==> flow/design.v <==
module id_decoder(
  instr,
  alu_op,
  imm,
  alu_a_src,
  alu_b_src,
  mem_op,
  branch_op,
  dest_src
);
  parameter INSTR_W = 32;
  parameter ALU_OP_W = (4);
  parameter WORD_W = 32;
  input [INSTR_W - 1:0] instr;
  output reg [ALU_OP_W - 1:0] alu_op;
  output reg [WORD_W - 1:0] imm;
  output reg [(2) - 1:0] alu_a_src;
  output reg [(2) - 1:0] alu_b_src;
  output reg [(4) - 1:0] mem_op;
  output reg branch_op;
  output reg [(2) - 1:0] dest_src;
  wire [6:0] opcode = (instr[6:0]);
  wire [2:0] funct3 = (instr[14:12]);
  wire [6:0] funct7 = (instr[31:25]);
  wire [16:0] opcode_rtype = 
({(instr[31:25]), (instr[14:12]), (instr[6:0])});
  wire [16:0] opcode_itype = 
({7'b0, (instr[14:12]), (instr[6:0])});
  wire [16:0] opcode_stype = 
({7'b0, (instr[14:12]), (instr[6:0])});
  wire [16:0] opcode_btype = 
({7'b0, (instr[14:12]), (instr[6:0])});
  reg [16:0] opcode_complete;
  wire [11:0] itype_imm12 = (instr[31:20]);
  wire [11:0] stype_imm12 = ({instr[31:25], instr[11:7]});
  wire [11:0] btype_imm12 = 
({instr[31], instr[7], instr[30:25], instr[11:8], 1'b0});
  always@(*) begin
    case(opcode)
      (7'b0110011): opcode_complete = opcode_rtype;
      (7'b0010011): opcode_complete = opcode_itype;
      (7'b0000011): opcode_complete = opcode_stype;
      (7'b0100011): opcode_complete = opcode_stype;
      (7'b1100011): opcode_complete = opcode_btype;
      (7'b0110111): opcode_complete = ({10'b0, (7'b0110111)});
      (7'b0010111): opcode_complete = ({10'b0, (7'b0010111)});
      (7'b1101111): opcode_complete = ({10'b0, (7'b1101111)});
      (7'b1100111): opcode_complete = ({10'b0, (7'b1100111)});
      default: opcode_complete = 0;
    endcase
  end
  always@(*) begin
    mem_op = (0);
    branch_op = 0;
    case(opcode)
      (7'b0110011): begin
        imm = {32{1'b0}};
        alu_a_src = (0);
        alu_b_src = (0);
        dest_src = (1);
      end
      (7'b0010011): begin
        imm = $signed(itype_imm12);
        alu_a_src = (0);
        alu_b_src = (1);
        dest_src = (1);
      end
      (7'b0000011): begin
        imm = $signed(itype_imm12);
        alu_a_src = (0);
        alu_b_src = (1);
        dest_src = (2);
        case(funct3)
          (3'b000): mem_op = (6);
          (3'b001): mem_op = (5);
          (3'b010): mem_op = (4);
          (3'b100): mem_op = (7);
          (3'b101): mem_op = (8);
          default: mem_op = (0);
        endcase
      end
      (7'b0100011): begin
        imm = $signed(stype_imm12);
        alu_a_src = (0);
        alu_b_src = (0);
        dest_src = (0);
        case(funct3)
          (3'b000): mem_op = (3);
          (3'b001): mem_op = (2);
          (3'b010): mem_op = (1);
          default: mem_op = (0);
        endcase
      end
      (7'b1100011): begin
        imm = $signed(btype_imm12);
        alu_a_src = (0);
        alu_b_src = (0);
        dest_src = (0);
        branch_op = 1;
      end
      (7'b0110111): begin
        imm = ({instr[31:12], 12'b0});
        alu_a_src = (2);
        alu_b_src = (1);
        dest_src = (1);
      end
      (7'b0010111): begin
        imm = ({instr[31:12], 12'b0});
        alu_a_src = (1);
        alu_b_src = (1);
        dest_src = (1);
      end
      (7'b1101111): begin
        imm = ({instr[31], instr[19:12], instr[20], instr[30:21], 
12'b0});
        alu_a_src = (2);
        alu_b_src = (3);
        dest_src = (0);
        branch_op = 1;
      end
      (7'b1100111): begin
        imm = ($signed(instr[31:20]));
        alu_a_src = (2);
        alu_b_src = (3);
        dest_src = (3);
        branch_op = 1;
      end
      default: begin
        imm = 0;
        alu_a_src = (0);
        alu_b_src = (0);
        dest_src = (0);
      end
    endcase
  end
  always@(*) begin
    case(opcode_complete)
      ({(7'b0000000), (3'b000), (7'b0110011)}), ({7'b0000000, (3'b000), (7'b0010011)}): alu_op = (0);
      ({(7'b0100000), (3'b000), (7'b0110011)}): alu_op = (6);
      ({(7'b0000000), (3'b010), (7'b0110011)}), ({7'b0000000, (3'b010), (7'b0010011)}): alu_op = (4);
      ({(7'b0000000), (3'b010), (7'b0110011)}), ({7'b0000000, (3'b011), (7'b0010011)}): alu_op = (5);
      ({(7'b0000000), (3'b100), (7'b0110011)}), ({7'b0000000, (3'b100), (7'b0010011)}): alu_op = (3);
      ({(7'b0000000), (3'b110), (7'b0110011)}), ({7'b0000000, (3'b110), (7'b0010011)}): alu_op = (2);
      ({(7'b0000000), (3'b111), (7'b0110011)}), ({7'b0000000, (3'b111), (7'b0010011)}): alu_op = (1);
      ({7'h00, (3'b000), (7'b1100011)}): alu_op = (3);
      ({7'h00, (3'b001), (7'b1100011)}): alu_op = (12);
      ({7'h00, (3'b100), (7'b1100011)}): alu_op = (10);
      ({7'h00, (3'b101), (7'b1100011)}): alu_op = (4);
      ({7'h00, (3'b110), (7'b1100011)}): alu_op = (10);
      ({7'h00, (3'b111), (7'b1100011)}): alu_op = (11);
      ({10'b0, (7'b0110111)}): alu_op = (0);
      ({10'b0, (7'b0010111)}): alu_op = (0);
      ({10'b0, (7'b1101111)}): alu_op = (0);
      ({10'b0, (7'b1100111)}): alu_op = (0);
      default: alu_op = (0);
    endcase
  end
endmodule
module alu(
  opp_a,
  opp_b,
  op,
  eval,
  zero
);
  parameter DATA_W = 32;
  localparam ALU_OP_W = (4);
  input [DATA_W - 1:0] opp_a;
  input [DATA_W - 1:0] opp_b;
  input [ALU_OP_W - 1:0] op;
  output reg [DATA_W - 1:0] eval;
  output zero;
  assign zero = (eval == 0);
  always@(*) begin
    case(op)
      (0): eval = opp_a + opp_b;
      (6): eval = opp_a - opp_b;
      (1): eval = opp_a & opp_b;
      (2): eval = opp_a | opp_b;
      (3): eval = opp_a ^ opp_b;
      (4): eval = $signed(opp_a) < $signed(opp_b);
      (5): eval = opp_a < opp_b;
      (10): eval = $signed(opp_a) >= $signed(opp_b);
      (11): eval = opp_a >= opp_b;
      (12): eval = opp_a != opp_b;
      default: eval = 0;
    endcase
  end
endmodule
module register_file(
  clk,
  aresetn,
  rd_reg_a,
  rd_reg_b,
  rd_data_a,
  rd_data_b,
  wr_en,
  wr_reg,
  wr_data
);
  parameter REG_COUNT = 32;
  parameter REG_W = 32;
  parameter REG_IDX_W = $clog2(REG_COUNT);
  input clk;
  input aresetn;
  input [REG_IDX_W - 1:0] rd_reg_a;
  input [REG_IDX_W - 1:0] rd_reg_b;
  output [REG_W - 1:0] rd_data_a;
  output [REG_W - 1:0] rd_data_b;
  input wr_en;
  input [REG_IDX_W - 1:0] wr_reg;
  input [REG_W - 1:0] wr_data;
  reg [REG_W - 1:0] registers [0:REG_COUNT - 1];
  integer i;
  always@(posedge clk) begin
    if(aresetn == 0) begin
      for(i = 0; i < REG_COUNT; i = i + 1) begin
        registers[i] <= 0;
      end
    end else if(wr_en == 1 && wr_reg != 0) begin
      registers[wr_reg] <= wr_data;
    end
  end
  assign rd_data_a = registers[rd_reg_a];
  assign rd_data_b = registers[rd_reg_b];
endmodule
module fe(
  clk,
  clr,
  stall,
  i_branch,
  i_branch_addr,
  o_pc,
  o_instr_req
);
  input clk;
  input clr;
  input stall;
  input i_branch;
  input [32 - 1:0] i_branch_addr;
  output [32 -1:0] o_pc;
  output o_instr_req;
  reg [32 - 1:0] r_pc;
  always@(posedge clk) begin
    if(clr == 1) begin
      r_pc <= 0;
    end else if(stall == 0) begin
      if (i_branch == 1) begin
        r_pc <= i_branch_addr + 32 / 8;
      end else begin
        r_pc <= r_pc + 32 / 8;
      end
    end
  end
  assign o_pc = i_branch ? i_branch_addr : r_pc;
  assign o_instr_req = ~clr;
endmodule
module id(
  clk,
  clr,
  stall,
  rf_reset,
  i_pc,
  i_instr,
  i_ex_alu_eval,
  i_ex_dest_reg,
  i_ex_dest_src,
  i_me_dest_reg,
  i_me_dest_src,
  i_me_dest_data,
  i_wb_dest_en,
  i_wb_dest_reg,
  i_wb_dest_data,
  o_pc,
  o_instr,
  o_alu_op,
  o_alu_data_a,
  o_alu_data_b,
  o_imm,
  o_mem_op,
  o_dest_src,
  o_dest_reg,
  o_branch_op,
  o_mem_hazard
);
  input clk;
  input clr;
  input stall;
  input rf_reset;
  input [32 - 1:0] i_pc;
  input [32 - 1:0] i_instr;
  wire [32 - 1:0] s_instr;
  input [$clog2(32) - 1:0] i_ex_dest_reg;
  input [(2) - 1:0] i_ex_dest_src;
  input [32 - 1:0] i_ex_alu_eval;
  input [$clog2(32) - 1:0] i_me_dest_reg;
  input [(2) - 1:0] i_me_dest_src;
  input [32 - 1:0] i_me_dest_data;
  input i_wb_dest_en;
  input [$clog2(32) - 1:0] i_wb_dest_reg;
  input [32 - 1:0] i_wb_dest_data;
  output [32 - 1:0] o_pc;
  output [32 - 1:0] o_instr;
  reg [32 - 1:0] r_pc;
  reg [32 - 1:0] r_instr;
  output [(4) - 1:0] o_alu_op;
  output reg[32 - 1:0] o_alu_data_a;
  output reg[32 - 1:0] o_alu_data_b;
  output [32 - 1:0] o_imm;
  output [(4) - 1:0] o_mem_op;
  output o_branch_op;
  output [(2) - 1:0] o_dest_src;
  output [$clog2(32) - 1:0] o_dest_reg;
  assign o_dest_reg = (s_instr[11:7]);
  output o_mem_hazard;
  wire [(2) - 1:0] s_alu_src_a;
  wire [(2) - 1:0] s_alu_src_b;
  wire [(4) - 1:0] s_mem_op;
  wire [(2) - 1:0] s_dest_src;
  wire s_branch_op;
  wire [$clog2(32) - 1:0] s_reg_a = (s_instr[19:15]);
  wire [32 - 1:0] s_reg_data_a;
  wire [$clog2(32) - 1:0] s_reg_b = (s_instr[24:20]);
  wire [32 - 1:0] s_reg_data_b;
  reg s_mem_hazard_reg_a;
  reg s_mem_hazard_reg_b;
  reg [32 - 1:0] r_temp_pc;
  reg [32 - 1:0] r_temp_instr;
  reg r_temp_valid;
  always@(posedge clk) begin
    if(clr == 1) begin
      r_pc <= 0;
      r_instr <= 0;
      r_temp_valid <= 0;
    end else begin
      if(r_temp_valid == 0) begin
        r_pc <= i_pc;
        r_instr <= i_instr;
      end
      if(stall == 1) begin
        r_temp_pc <= r_pc;
        r_temp_instr <= r_instr;
      end
      r_temp_valid <= stall;
    end
  end
  assign o_pc = r_temp_valid ? r_temp_pc : r_pc;
  assign o_instr = r_temp_valid ? r_temp_instr : r_instr;
  assign s_instr = o_instr;
  assign o_mem_hazard = s_mem_hazard_reg_a | s_mem_hazard_reg_b;
  assign o_mem_op = stall ? (0) : s_mem_op;
  assign o_dest_src = stall ? (0) : s_dest_src;
  assign o_branch_op = ~stall & s_branch_op;
  id_decoder dec(
    .instr(s_instr),
    .alu_op(o_alu_op),
    .imm(o_imm),
    .mem_op(s_mem_op),
    .alu_a_src(s_alu_src_a),
    .alu_b_src(s_alu_src_b),
    .dest_src(s_dest_src),
    .branch_op(s_branch_op)
  );
  register_file rf(
    .clk(clk),
    .aresetn(rf_reset),
    .rd_reg_a(s_reg_a),
    .rd_reg_b(s_reg_b),
    .rd_data_a(s_reg_data_a),
    .rd_data_b(s_reg_data_b),
    .wr_en(i_wb_dest_en),
    .wr_reg(i_wb_dest_reg),
    .wr_data(i_wb_dest_data)
  );
  function [32 - 1:0] fwd_alu_data;
    input [$clog2(32) - 1:0] reg_num;
    input [32 - 1:0] reg_data;
  begin
    if(reg_num != 0 && reg_num == i_ex_dest_reg &&
      i_ex_dest_src == (1)) begin
      fwd_alu_data = i_ex_alu_eval;
    end else if(reg_num != 0 && reg_num == i_me_dest_reg &&
      i_me_dest_src != (0)) begin
      fwd_alu_data = i_me_dest_data;
    end else if(reg_num != 0 && reg_num == i_wb_dest_reg &&
      i_wb_dest_en == 1) begin
      fwd_alu_data = i_wb_dest_data;
    end else begin
      fwd_alu_data = reg_data;
    end
  end
  endfunction
  function mem_hazard_stall;
    input [$clog2(32) - 1:0] reg_num;
  begin
    if(reg_num != 0 && reg_num == i_ex_dest_reg &&
      i_ex_dest_src == (2)) begin
      mem_hazard_stall = 1;
    end else begin
      mem_hazard_stall = 0;
    end
  end
  endfunction
  always@(*) begin
    s_mem_hazard_reg_a = 0;
    case(s_alu_src_a)
      (0): begin
        o_alu_data_a = fwd_alu_data(s_reg_a, s_reg_data_a);
        s_mem_hazard_reg_a = mem_hazard_stall(s_reg_a);
      end
      (1): o_alu_data_a = r_pc;
      (2): o_alu_data_a = 0;
      default: o_alu_data_a = 0;
    endcase
    s_mem_hazard_reg_b = 0;
    case(s_alu_src_b)
      (0): begin
        o_alu_data_b = fwd_alu_data(s_reg_b, s_reg_data_b);
        s_mem_hazard_reg_b = mem_hazard_stall(s_reg_b);
      end
      (1): o_alu_data_b = o_imm;
      (2): o_alu_data_b = 32 / 8;
      (3): o_alu_data_b = 0;
      default: o_alu_data_b = 0;
    endcase
  end
endmodule
module ex(
  clk,
  clr,
  stall,
  i_pc,
  i_instr,
  i_alu_op,
  i_alu_data_a,
  i_alu_data_b,
  i_imm,
  i_mem_op,
  i_dest_src,
  i_dest_reg,
  i_branch_op,
  o_pc,
  o_instr,
  o_dest_src,
  o_dest_reg,
  o_alu_eval,
  o_mem_op,
  o_mem_req_addr,
  o_mem_req_wr_data,
  o_mem_req_wr_en,
  o_mem_req_count,
  o_branch,
  o_branch_addr
);
  input clk;
  input clr;
  input stall;
  input [32 - 1:0] i_pc;
  input [32 - 1:0] i_instr;
  input [(4) - 1:0] i_alu_op;
  input [32 - 1:0] i_alu_data_a;
  input [32 - 1:0] i_alu_data_b;
  input [32 - 1:0] i_imm;
  input [(4) - 1:0] i_mem_op;
  input [(2) - 1:0] i_dest_src;
  input [$clog2(32) - 1:0] i_dest_reg;
  input i_branch_op;
  reg [32 - 1:0] r_pc;
  reg [32 - 1:0] r_instr;
  reg [(4) - 1:0] r_alu_op;
  reg [32 - 1:0] r_alu_data_a;
  reg [32 - 1:0] r_alu_data_b;
  reg [32 - 1:0] r_imm;
  reg [(4) - 1:0] r_mem_op;
  reg [(2) - 1:0] r_dest_src;
  reg [$clog2(32) - 1:0] r_dest_reg;
  reg r_branch_op;
  wire [32 - 1:0] s_alu_eval;
  wire s_alu_zero;
  output [32 - 1:0] o_pc;
  output [32 - 1:0] o_instr;
  output [(2) - 1:0] o_dest_src;
  output [$clog2(32) - 1:0] o_dest_reg;
  output [32 - 1:0] o_alu_eval;
  output [(4) - 1:0] o_mem_op;
  output [32 - 1:0] o_mem_req_addr;
  output [32 - 1:0] o_mem_req_wr_data;
  output reg o_mem_req_wr_en;
  output reg [(2) - 1:0] o_mem_req_count;
  output o_branch;
  output [32 - 1:0] o_branch_addr;
  assign o_pc = r_pc;
  assign o_instr = r_instr;
  assign o_dest_src = r_dest_src;
  assign o_dest_reg = r_dest_reg;
  assign o_alu_eval = s_alu_eval;
  assign o_mem_op = r_mem_op;
  assign o_branch = s_alu_zero & r_branch_op;
  assign o_branch_addr = r_pc + r_imm;
  always@(posedge clk) begin
    if(clr == 1) begin
      r_pc <= 0;
      r_instr <= 0;
      r_alu_op <= (0);
      r_alu_data_a <= 0;
      r_alu_data_b <= 0;
      r_imm <= 0;
      r_mem_op <= (0);
      r_dest_src <= (0);
      r_dest_reg <= 0;
      r_branch_op <= 0;
    end else if(stall == 0) begin
      r_pc <= i_pc;
      r_instr <= i_instr;
      r_alu_op <= i_alu_op;
      r_mem_op <= i_mem_op;
      r_alu_data_a <= i_alu_data_a;
      r_alu_data_b <= i_alu_data_b;
      r_imm <= i_imm;
      r_dest_src <= i_dest_src;
      r_dest_reg <= i_dest_reg;
      r_branch_op <= i_branch_op;
    end
  end
  alu comp(
    .opp_a(r_alu_data_a),
    .opp_b(r_alu_data_b),
    .op(r_alu_op),
    .eval(s_alu_eval),
    .zero(s_alu_zero)
  );
  assign o_mem_req_addr = r_imm + r_alu_data_a;
  assign o_mem_req_wr_data = r_alu_data_b;
  always@(*) begin
    case(r_mem_op)
      (1): begin
        o_mem_req_count = (3);
        o_mem_req_wr_en = 1;
      end
      (2): begin
        o_mem_req_count = (2);
        o_mem_req_wr_en = 1;
      end
      (3): begin
        o_mem_req_count = (1);
        o_mem_req_wr_en = 1;
      end
      (4): begin
        o_mem_req_count = (3);
        o_mem_req_wr_en = 0;
      end
      (5): begin
        o_mem_req_count = (2);
        o_mem_req_wr_en = 0;
      end
      (6): begin
        o_mem_req_count = (1);
        o_mem_req_wr_en = 0;
      end
      (8): begin
        o_mem_req_count = (2);
        o_mem_req_wr_en = 0;
      end
      (7): begin
        o_mem_req_count = (1);
        o_mem_req_wr_en = 0;
      end
      default: begin
        o_mem_req_count = (0);
        o_mem_req_wr_en = 0;
      end
    endcase
  end
endmodule
module me(
  clk,
  clr,
  stall,
  i_pc,
  i_instr,
  i_dest_src,
  i_dest_reg,
  i_alu_eval,
  i_mem_read,
  i_mem_op,
  o_pc,
  o_instr,
  o_dest_src,
  o_dest_reg,
  o_dest_data
);
  input clk;
  input clr;
  input stall;
  input [32 - 1:0] i_pc;
  input [32 - 1:0] i_instr;
  input [(2) - 1:0] i_dest_src;
  input [$clog2(32) - 1:0] i_dest_reg;
  input [32 - 1:0] i_alu_eval;
  input [32 - 1:0] i_mem_read;
  input [(4) -1:0] i_mem_op;
  reg [32 - 1:0] r_pc;
  reg [32 - 1:0] r_instr;
  reg [(2) - 1:0] r_dest_src;
  reg [$clog2(32) - 1:0] r_dest_reg;
  reg [32 - 1:0] r_alu_eval;
  reg [32 - 1:0] r_mem_read;
  reg [32 - 1:0] s_final_mem_read;
  output [32 - 1:0] o_pc;
  output [32 - 1:0] o_instr;
  output [(2) - 1:0] o_dest_src;
  output [$clog2(32) - 1:0] o_dest_reg;
  output reg [32 - 1:0] o_dest_data;
  assign o_pc = r_pc;
  assign o_instr = r_instr;
  assign o_dest_src = r_dest_src;
  assign o_dest_reg = r_dest_reg;
  always@(posedge clk) begin
    if(clr == 1) begin
      r_pc <= 0;
      r_instr <= 0;
      r_dest_src <= 0;
      r_dest_reg <= 0;
      r_alu_eval <= 0;
      r_mem_read <= 0;
    end else if(stall == 0) begin
      r_pc <= i_pc;
      r_instr <= i_instr;
      r_dest_src <= i_dest_src;
      r_dest_reg <= i_dest_reg;
      r_alu_eval <= i_alu_eval;
      r_mem_read <= i_mem_read;
    end
  end
  always@(*) begin
    if(i_mem_op == (7) || i_mem_op == (8)) begin
      s_final_mem_read = i_mem_read;
    end else begin
      s_final_mem_read = $signed(i_mem_read);
    end
    case(r_dest_src)
      (0): o_dest_data = 0;
      (1): o_dest_data = r_alu_eval;
      (2): o_dest_data = s_final_mem_read;
      (3): o_dest_data = r_pc + 32 / 8;
      default: o_dest_data = 0;
    endcase
  end
endmodule
module wb(
  clk,
  clr,
  i_pc,
  i_instr,
  i_dest_src,
  i_dest_reg,
  i_dest_data,
  o_pc,
  o_instr,
  o_dest_en,
  o_dest_reg,
  o_dest_data
);
  input clk;
  input clr;
  input [32 - 1:0] i_pc;
  input [32 - 1:0] i_instr;
  input [(2) - 1:0] i_dest_src;
  input [$clog2(32) - 1:0] i_dest_reg;
  input [32 - 1:0] i_dest_data;
  reg [32 - 1:0] r_pc;
  reg [32 - 1:0] r_instr;
  reg [(2) - 1:0] r_dest_src;
  reg [$clog2(32) - 1:0] r_dest_reg;
  reg [32 - 1:0] r_dest_data;
  output [32 - 1:0] o_pc;
  output [32 - 1:0] o_instr;
  output o_dest_en;
  output [$clog2(32) - 1:0] o_dest_reg;
  output [32 - 1:0] o_dest_data;
  assign o_pc = r_pc;
  assign o_instr = r_instr;
  assign o_dest_en = r_dest_src != (0);
  assign o_dest_reg = r_dest_reg;
  assign o_dest_data = r_dest_data;
  always@(posedge clk) begin
    if(clr == 1) begin
      r_pc <= 0;
      r_instr <= 0;
      r_dest_src <= (0);
      r_dest_reg <= 0;
      r_dest_data <= 0;
    end else begin
      r_pc <= i_pc;
      r_instr <= i_instr;
      r_dest_src <= i_dest_src;
      r_dest_reg <= i_dest_reg;
      r_dest_data <= i_dest_data;
    end
  end
endmodule
module pipeline(
  clk,
  resetn,
  o_instr_req_addr,
  o_instr_req_en,
  i_instr_res_data,
  o_mem_req_addr,
  o_mem_req_wr_data,
  o_mem_req_wr_en,
  o_mem_req_count,
  i_mem_res_rd_data,
  i_mem_res_code
);
  input clk;
  input resetn;
  output [32 - 1:0] o_instr_req_addr;
  output o_instr_req_en;
  input [32 - 1:0] i_instr_res_data;
  output [32 - 1:0] o_mem_req_addr;
  output [32 - 1:0] o_mem_req_wr_data;
  output o_mem_req_wr_en;
  output [(2) - 1:0] o_mem_req_count;
  input [32 - 1:0] i_mem_res_rd_data;
  input [(3) - 1:0] i_mem_res_code;
  wire fe_clr;
  wire fe_stall;
  wire fe_branch;
  wire [32 - 1:0] fe_branch_addr;
  wire [32 - 1:0] fe_pc;
  wire id_clr;
  wire id_stall;
  wire [32 - 1:0] id_pc;
  wire [32 - 1:0] id_instr;
  wire [(4) - 1:0] id_alu_op;
  wire [32 - 1:0] id_alu_data_a;
  wire [32 - 1:0] id_alu_data_b;
  wire [32 - 1:0] id_imm;
  wire [(4) - 1:0] id_mem_op;
  wire [(2) - 1:0] id_dest_src;
  wire [$clog2(32) - 1:0] id_dest_reg;
  wire id_branch_op;
  wire id_mem_hazard;
  wire ex_clr;
  wire ex_stall;
  wire [32 - 1:0] ex_pc;
  wire [32 - 1:0] ex_instr;
  wire [32 - 1:0] ex_alu_eval;
  wire [(2) - 1:0] ex_dest_src;
  wire [$clog2(32) - 1:0] ex_dest_reg;
  wire [(4) - 1:0] ex_mem_op;
  wire me_clr;
  wire me_stall;
  wire [32 - 1:0] me_pc;
  wire [32 - 1:0] me_instr;
  wire [(2) - 1:0] me_dest_src;
  wire [$clog2(32) - 1:0] me_dest_reg;
  wire [32 - 1:0] me_dest_data;
  wire wb_clr;
  wire wb_stall;
  wire wb_dest_en;
  wire [$clog2(32) - 1:0] wb_dest_reg;
  wire [32 - 1:0] wb_dest_data;
  assign fe_clr = ~resetn;
  assign id_clr = ~resetn | fe_branch;
  assign ex_clr = ~resetn | fe_branch;
  assign me_clr = ~resetn;
  assign wb_clr = ~resetn;
  assign fe_stall = id_mem_hazard;
  assign id_stall = id_mem_hazard;
  assign ex_stall = 0;
  assign me_stall = 0;
  assign wb_stall = 0;
  assign o_instr_req_addr = fe_pc;
  fe p0(
    .clk(clk),
    .clr(fe_clr),
    .stall(fe_stall),
    .i_branch(fe_branch),
    .i_branch_addr(fe_branch_addr),
    .o_pc(fe_pc),
    .o_instr_req(o_instr_req_en)
  );
  reg [32 - 1:0] fe_pc_delay;
  always@(posedge clk) begin
    fe_pc_delay <= fe_pc;
  end
  id p1(
    .clk(clk),
    .clr(id_clr),
    .stall(id_stall),
    .rf_reset(resetn),
    .i_pc(fe_pc_delay),
    .i_instr(i_instr_res_data),
    .i_ex_dest_reg(ex_dest_reg),
    .i_ex_dest_src(ex_dest_src),
    .i_ex_alu_eval(ex_alu_eval),
    .i_me_dest_reg(me_dest_reg),
    .i_me_dest_src(me_dest_src),
    .i_me_dest_data(me_dest_data),
    .i_wb_dest_en(wb_dest_en),
    .i_wb_dest_reg(wb_dest_reg),
    .i_wb_dest_data(wb_dest_data),
    .o_pc(id_pc),
    .o_instr(id_instr),
    .o_alu_op(id_alu_op),
    .o_alu_data_a(id_alu_data_a),
    .o_alu_data_b(id_alu_data_b),
    .o_imm(id_imm),
    .o_mem_op(id_mem_op),
    .o_dest_src(id_dest_src),
    .o_dest_reg(id_dest_reg),
    .o_branch_op(id_branch_op),
    .o_mem_hazard(id_mem_hazard)
  );
  ex p2(
    .clk(clk),
    .clr(ex_clr),
    .stall(ex_stall),
    .i_pc(id_pc),
    .i_instr(id_instr),
    .i_alu_op(id_alu_op),
    .i_alu_data_a(id_alu_data_a),
    .i_alu_data_b(id_alu_data_b),
    .i_imm(id_imm),
    .i_mem_op(id_mem_op),
    .i_dest_src(id_dest_src),
    .i_dest_reg(id_dest_reg),
    .i_branch_op(id_branch_op),
    .o_pc(ex_pc),
    .o_instr(ex_instr),
    .o_dest_src(ex_dest_src),
    .o_dest_reg(ex_dest_reg),
    .o_alu_eval(ex_alu_eval),
    .o_mem_op(ex_mem_op),
    .o_mem_req_addr(o_mem_req_addr),
    .o_mem_req_wr_data(o_mem_req_wr_data),
    .o_mem_req_wr_en(o_mem_req_wr_en),
    .o_mem_req_count(o_mem_req_count),
    .o_branch(fe_branch),
    .o_branch_addr(fe_branch_addr)
  );
  me p3(
    .clk(clk),
    .clr(me_clr),
    .stall(me_stall),
    .i_pc(ex_pc),
    .i_instr(ex_instr),
    .i_dest_src(ex_dest_src),
    .i_dest_reg(ex_dest_reg),
    .i_alu_eval(ex_alu_eval),
    .i_mem_read(i_mem_res_rd_data),
    .i_mem_op(ex_mem_op),
    .o_pc(me_pc),
    .o_instr(me_instr),
    .o_dest_src(me_dest_src),
    .o_dest_reg(me_dest_reg),
    .o_dest_data(me_dest_data)
  );
  wb p4(
    .clk(clk),
    .clr(wb_clr),
    .i_pc(me_pc),
    .i_instr(me_instr),
    .i_dest_src(me_dest_src),
    .i_dest_reg(me_dest_reg),
    .i_dest_data(me_dest_data),
    .o_dest_en(wb_dest_en),
    .o_dest_reg(wb_dest_reg),
    .o_dest_data(wb_dest_data)
  );
endmodule
* Reports on pipeline
Module pipeline before and after one edit of its RTL, step after step.
"original" refers to lines of the RTL above, "edited" to lines of the edited file.
"difference": "edited" minus "original" as printed here.
Library cell names are shortened.
Not given: n/a
- Top module :: pipeline
- Clock input :: clk
- Cell library :: sky130hd
- Timing corner :: tt_025C_1v80

* Diff
The edit as a unified diff against the file above.
This change comes from a script, not from a designer. The edited design behaves differently; no optimisation was intended.
#+begin_src diff
@@ -688,5 +688,4 @@
       r_pc <= 0;
       r_instr <= 0;
-      r_dest_src <= (0);
       r_dest_reg <= 0;
       r_dest_data <= 0;
@@ -694,9 +693,9 @@
       r_pc <= i_pc;
       r_instr <= i_instr;
-      r_dest_src <= i_dest_src;
       r_dest_reg <= i_dest_reg;
       r_dest_data <= i_dest_data;
     end
   end
+  always @(*) r_dest_src = i_dest_src;
 endmodule
 module pipeline(
#+end_src

* Elaborated design
Source: Yosys, flattened and elaborated, memories not mapped. Widths are those after wreduce. Print and check cells do not count.
Yosys's memory passes give these memory sizes; they may raise the number of words (mostly to a power of two), join words into wider ones and drop unused or constant bits.
** Storage and ports
- ROM bits :: original 48, edited 48, difference 0
- bits in registers :: original 443, edited 441, difference -2
- input bits :: original 69, edited 69, difference 0
- memories kept :: original 2, edited 2, difference 0
- memory bits (writable) :: original 1024, edited 1024, difference 0
** Cells by class
- mux-type cells :: original 36, edited 36, difference 0
- eq/ne operators :: original 54, edited 54, difference 0
- bitwise logic cells :: original 10, edited 10, difference 0
- magnitude comparators :: original 4, edited 4, difference 0
- reduce/logical cells :: original 42, edited 41, difference -1
- add/subtract/negate cells :: original 7, edited 7, difference 0
** Operator list
- 2-bit nonzero test :: original 2, edited 1, difference -1
Unchanged operator kinds not shown: 56.

* Depth
Depth = most cells in a row (Yosys ltp): at word level without a register or memory, in the mapped netlist without a sequential cell, where the memories' decode and read muxes count.
** Depth
- depth in word-level cells :: original 10, edited 10, difference 0
- ABC_AREA :: original 0, edited 0
- depth in mapped cells :: original 30, edited 28, difference -2
- mapped depth without buffers :: original 26, edited 25, difference -1

* Synthesis result
Source: synth_stat.txt of the flow (Yosys; design flattened, memories mapped). It holds for the ABC_AREA given above (unset counts as 0); a run with the other value may have another netlist.
** Synthesis totals
- buffers :: original 729, edited 607, difference -122
- synthesis area (mm²) :: original 0.0836677, edited 0.0821863, difference -0.0014814
- mapped flip-flops :: original 1476, edited 1474, difference -2
- sequential area (mm²) :: original 0.0404388, edited 0.0403987, difference -0.0000401
- mapped cells :: original 8542, edited 7253, difference -1289
** Cell types
- nand2_1 :: original 1515, edited 742, difference -773
- nand3_1 :: original 832, edited 338, difference -494
- mux4_2 :: original 256, edited 512, difference +256
- clkbuf_1 :: original 639, edited 482, difference -157
- a311oi_1 :: original 168, edited 50, difference -118
- buf_1 :: original 70, edited 98, difference +28
- and3_1 :: original 92, edited 72, difference -20
- a31oi_1 :: original 55, edited 70, difference +15
- nor2_1 :: original 497, edited 511, difference +14
- nand4_1 :: original 49, edited 37, difference -12
- mux2i_1 :: original 144, edited 155, difference +11
- a211oi_1 :: original 43, edited 33, difference -10
- and2_1 :: original 1072, edited 1063, difference -9
- nor2b_1 :: original 20, edited 29, difference +9
- buf_2 :: original 12, edited 21, difference +9
- a2111oi_0 :: original 1, edited 10, difference +9
- o211ai_1 :: original 79, edited 71, difference -8
- o21bai_1 :: original 18, edited 10, difference -8
Unchanged cell types not shown: 11.
The list need not be complete.
The figures by module come from a second, unflattened synthesis with its own total; it is not the netlist above.
** Second synthesis, totals
- cell total of the unflattened synthesis :: original 8748, edited 8744, difference -4
- area (unflattened synthesis) (mm²) :: original 0.0918606, edited 0.0917743, difference -0.0000863
Rows give one instance, submodules left out.
** By module, original
- register_file :: area 0.0556947 mm², cells 4609, instances 1
- ex :: area 0.0095967 mm², cells 1050, instances 1
- id :: area 0.0088485 mm², cells 929, instances 1
- alu :: area 0.0062422 mm², cells 958, instances 1
- me :: area 0.0046582 mm², cells 501, instances 1
- wb :: area 0.0028139 mm², cells 218, instances 1
- fe :: area 0.0024298 mm², cells 311, instances 1
- id_decoder :: area 0.0009221 mm², cells 137, instances 1
- pipeline :: area 0.0006544 mm², cells 35, instances 1
** By module, edited
- register_file :: area 0.0556446 mm², cells 4609, instances 1
- ex :: area 0.0095967 mm², cells 1050, instances 1
- id :: area 0.0088485 mm², cells 929, instances 1
- alu :: area 0.0062422 mm², cells 958, instances 1
- me :: area 0.0046582 mm², cells 501, instances 1
- wb :: area 0.0027777 mm², cells 214, instances 1
- fe :: area 0.0024298 mm², cells 311, instances 1
- id_decoder :: area 0.0009221 mm², cells 137, instances 1
- pipeline :: area 0.0006544 mm², cells 35, instances 1

* Path before layout
Path of least setup slack by OpenSTA after synthesis, without wires, with an ideal clock, recovery checks aside; 20% of the period is set as input and as output delay. Where synthesis merged equal registers, the netlist keeps one of their names.
** Path post-synthesis
- path type :: original register -> register, edited register -> register
- from :: original register p2.r_alu_data_b[1], edited register p2.r_alu_data_b[4]
- to :: original register p1.r_temp_instr[0], edited register p1.r_temp_instr[0]
- time at the first pin (ns) :: original 0.000, edited 0.000, difference 0.000
- data arrival time (ns) :: original 6.320, edited 6.460, difference +0.140
- period (ns) :: original 10.5, edited 10.5, difference 0.0
- setup time (ns) :: original 0.487, edited 0.487, difference 0.000
- path slack (ns) :: original 3.693, edited 3.554, difference -0.139
- required time (ns) :: original 10.013, edited 10.013, difference 0.000
- delay of the path (ns) :: original 6.807, edited 6.947, difference +0.140
- stages on the path :: original 19, edited 19, difference 0
- buffers on the path :: original 3, edited 3, difference 0
- synthesis period reached (ns) :: original 6.807, edited 6.946, difference +0.139
"delay of the path" is the arrival time less input delay plus setup time.
"stages on the path": output pins that drive a net of the path, with the launching flip-flop's if there is one; two outputs of one cell count as two.
"synthesis period reached" = period - worst setup slack (recovery checks aside). The figure is calculated, with input and output delays left at 20% of the set period.
The rows between start and end are the longest chain of elaborated cells between them; the timing report does not say that the signal goes this way. Where chains are equally long, one stands for them.
Each line given opens the expression or statement behind the cell; cells for indexed reads and writes are added by Yosys, which also makes memories of some case tables.
Between the ends, post-synthesis, original:
- Cells stage by stage :: dfxtp_1 > inv_1 > ha_1 > a211oi_1 > or3_1 > a211oi_1 > or3_1 > a21boi_1 > nor3_1 > nor3_1 > o22ai_1 > and3_1 > and4_1 > buf_2 > nand3_1 > nand2_1 > clkbuf_1 > clkbuf_1 > nor2_1
- Length of the longest elaborated chain :: 7
- Elaborated cells on any way between the ends :: 16
- Classes of those cells :: 2 x add/sub; 4 x compare; 1 x eq/ne; 1 x mux; 6 x logic; 2 x reduce/logical
** RTL lines, path post-synthesis, original
- start: declaration :: RTL line 472 : reg [32 - 1:0] r_alu_data_b;
- start: assignment :: RTL line 506 : r_alu_data_b <= 0;
- start: assignment :: RTL line 518 : r_alu_data_b <= i_alu_data_b;
- 32-bit greater-or-equal comparator :: RTL line 184
- 32-bit parallel mux with 10-bit select :: RTL line 175 : case(op)
- 32-bit zero test :: RTL line 173
- 1-bit bitwise AND :: RTL line 498 : assign o_branch = s_alu_zero & r_branch_op;
- 1-bit OR :: RTL line 765 : assign id_clr = ~resetn | fe_branch;
- 1-bit inverter
- 2-bit AND reduction
- end: assignment :: RTL line 342 : r_temp_instr <= r_instr;
- end: declaration :: RTL line 328 : reg [32 - 1:0] r_temp_instr;
Between the ends, post-synthesis, edited:
- Cells stage by stage :: dfxtp_1 > inv_1 > ha_1 > buf_2 > nor3_2 > nand2_1 > a21boi_2 > o21ai_2 > o211ai_2 > a311oi_1 > or2_2 > a2111oi_0 > nor3_1 > and2_1 > nand2_1 > nand2_1 > clkbuf_1 > clkbuf_1 > nor2_1
- Length of the longest elaborated chain :: 7
- Elaborated cells on any way between the ends :: 16
- Classes of those cells :: 2 x add/sub; 4 x compare; 1 x eq/ne; 1 x mux; 6 x logic; 2 x reduce/logical
** RTL lines, path post-synthesis, edited
- start: declaration :: RTL line 472 : reg [32 - 1:0] r_alu_data_b;
- start: assignment :: RTL line 506 : r_alu_data_b <= 0;
- start: assignment :: RTL line 518 : r_alu_data_b <= i_alu_data_b;
- 32-bit greater-or-equal comparator :: RTL line 184
- 32-bit parallel mux with 10-bit select :: RTL line 175 : case(op)
- 32-bit zero test :: RTL line 173
- 1-bit bitwise AND :: RTL line 498 : assign o_branch = s_alu_zero & r_branch_op;
- 1-bit OR :: RTL line 764 : assign id_clr = ~resetn | fe_branch;
- 1-bit inverter
- 2-bit AND reduction
- end: assignment :: RTL line 342 : r_temp_instr <= r_instr;
- end: declaration :: RTL line 328 : reg [32 - 1:0] r_temp_instr;

* Path in the finished layout
From the final timing report of the runs of pair 1: the path of least setup slack in the routed layout; clock arrival at registers is part of the times.
** Path after layout
- path type :: original register -> output, edited register -> output
- from :: original register p2.r_alu_data_a[1], edited register p2.r_alu_data_a[1]
- to :: original output port o_instr_req_addr[1], edited output port o_instr_req_addr[12]
- period (ns) :: original 9.79, edited 9.79, difference 0.00
- buffers on the path :: original 2, edited 2, difference 0
- stages on the path :: original 17, edited 17, difference 0
- data arrival time (ns) :: original 7.44, edited 7.50, difference +0.06
- required time (ns) :: original 7.83, edited 7.83, difference 0.00
- time at the first pin (ns) :: original 0.85, edited 0.84, difference -0.01
- path slack (ns) :: original 0.40, edited 0.34, difference -0.06
- external output delay (ns) :: original 1.96, edited 1.96, difference 0.00
The rows between start and end are the longest chain of elaborated cells between them; the timing report does not say that the signal goes this way. Where chains are equally long, one stands for them.
Between the ends, after layout, original:
- Cells stage by stage :: dfxtp_1 > inv_1 > ha_1 > o21bai_1 > o211ai_1 > a31oi_2 > a211oi_2 > o31ai_2 > a21oi_2 > o41ai_1 > o21ai_0 > o41ai_1 > and3_1 > nand3_1 > buf_4 > o21ai_0 > clkdlybuf4s50_1
- Length of the longest elaborated chain :: 5
- Elaborated cells on any way between the ends :: 14
- Classes of those cells :: 2 x add/sub; 4 x compare; 1 x eq/ne; 2 x mux; 4 x logic; 1 x reduce/logical
** RTL lines, path after layout, original
- start: declaration :: RTL line 471 : reg [32 - 1:0] r_alu_data_a;
- start: assignment :: RTL line 505 : r_alu_data_a <= 0;
- start: assignment :: RTL line 517 : r_alu_data_a <= i_alu_data_a;
- 32-bit greater-or-equal comparator :: RTL line 184
- 32-bit parallel mux with 10-bit select :: RTL line 175 : case(op)
- 32-bit zero test :: RTL line 173
- 1-bit bitwise AND :: RTL line 498 : assign o_branch = s_alu_zero & r_branch_op;
- 32-bit 2-to-1 mux :: RTL line 255 : assign o_pc = i_branch ? i_branch_addr : r_pc;
- end: declaration :: RTL line 717 : output [32 - 1:0] o_instr_req_addr;
Between the ends, after layout, edited:
- Cells stage by stage :: dfxtp_1 > inv_1 > ha_1 > a21oi_1 > nand4b_1 > a31o_2 > o31ai_4 > a211oi_1 > nor2_1 > o32ai_1 > o22ai_1 > nand4b_1 > nor4_4 > nand2_1 > buf_4 > o21ai_0 > clkdlybuf4s50_1
- Length of the longest elaborated chain :: 5
- Elaborated cells on any way between the ends :: 14
- Classes of those cells :: 2 x add/sub; 4 x compare; 1 x eq/ne; 2 x mux; 4 x logic; 1 x reduce/logical
** RTL lines, path after layout, edited
- start: declaration :: RTL line 471 : reg [32 - 1:0] r_alu_data_a;
- start: assignment :: RTL line 505 : r_alu_data_a <= 0;
- start: assignment :: RTL line 517 : r_alu_data_a <= i_alu_data_a;
- 32-bit greater-or-equal comparator :: RTL line 184
- 32-bit parallel mux with 10-bit select :: RTL line 175 : case(op)
- 32-bit zero test :: RTL line 173
- 1-bit bitwise AND :: RTL line 498 : assign o_branch = s_alu_zero & r_branch_op;
- 32-bit 2-to-1 mux :: RTL line 255 : assign o_pc = i_branch ? i_branch_addr : r_pc;
- end: declaration :: RTL line 716 : output [32 - 1:0] o_instr_req_addr;

* Layout results
Runs of the flow (Yosys, OpenROAD) on both versions; the two runs of a pair have the same settings. The constraints put input and output delay at 20% of the set period each and load the outputs with 0.01 pF.
Flow settings, pair 1:
- period_ns :: 9.79
- CAP_MARGIN :: 20
- CORE_MARGIN :: 2
- CORE_UTILIZATION :: 40
- SLEW_MARGIN :: 20
** Measured results, pair 1
- die footprint (mm²) :: original 0.212844, edited 0.20911, difference -0.003734
- Yosys chip area after synthesis (mm²) :: original 0.0836677, edited 0.0821863, difference -0.0014814
- standard-cell area after layout (mm²) :: original 0.0937211, edited 0.0926201, difference -0.0011010
- worst setup slack after layout (ns) :: original 0.397, edited 0.337, difference -0.060
Flow settings, pair 2:
- ABC_AREA :: 0
- CAP_MARGIN :: 5
- CELL_PAD_IN_SITES_GLOBAL_PLACEMENT :: 3
- CORE_MARGIN :: 10
- CORE_UTILIZATION :: 49
- HOLD_SLACK_MARGIN :: -0.1
- SETUP_SLACK_MARGIN :: 1.0
- SLEW_MARGIN :: 30
- period_ns :: 11.5
** Measured results, pair 2
- die footprint (mm²) :: original 0.18768, edited 0.184509, difference -0.003171
- Yosys chip area after synthesis (mm²) :: original 0.0836677, edited 0.0821863, difference -0.0014814
- standard-cell area after layout (mm²) :: original 0.0933308, edited 0.092002, difference -0.0013288
- worst setup slack after layout (ns) :: original 1.329, edited 1.323, difference -0.006
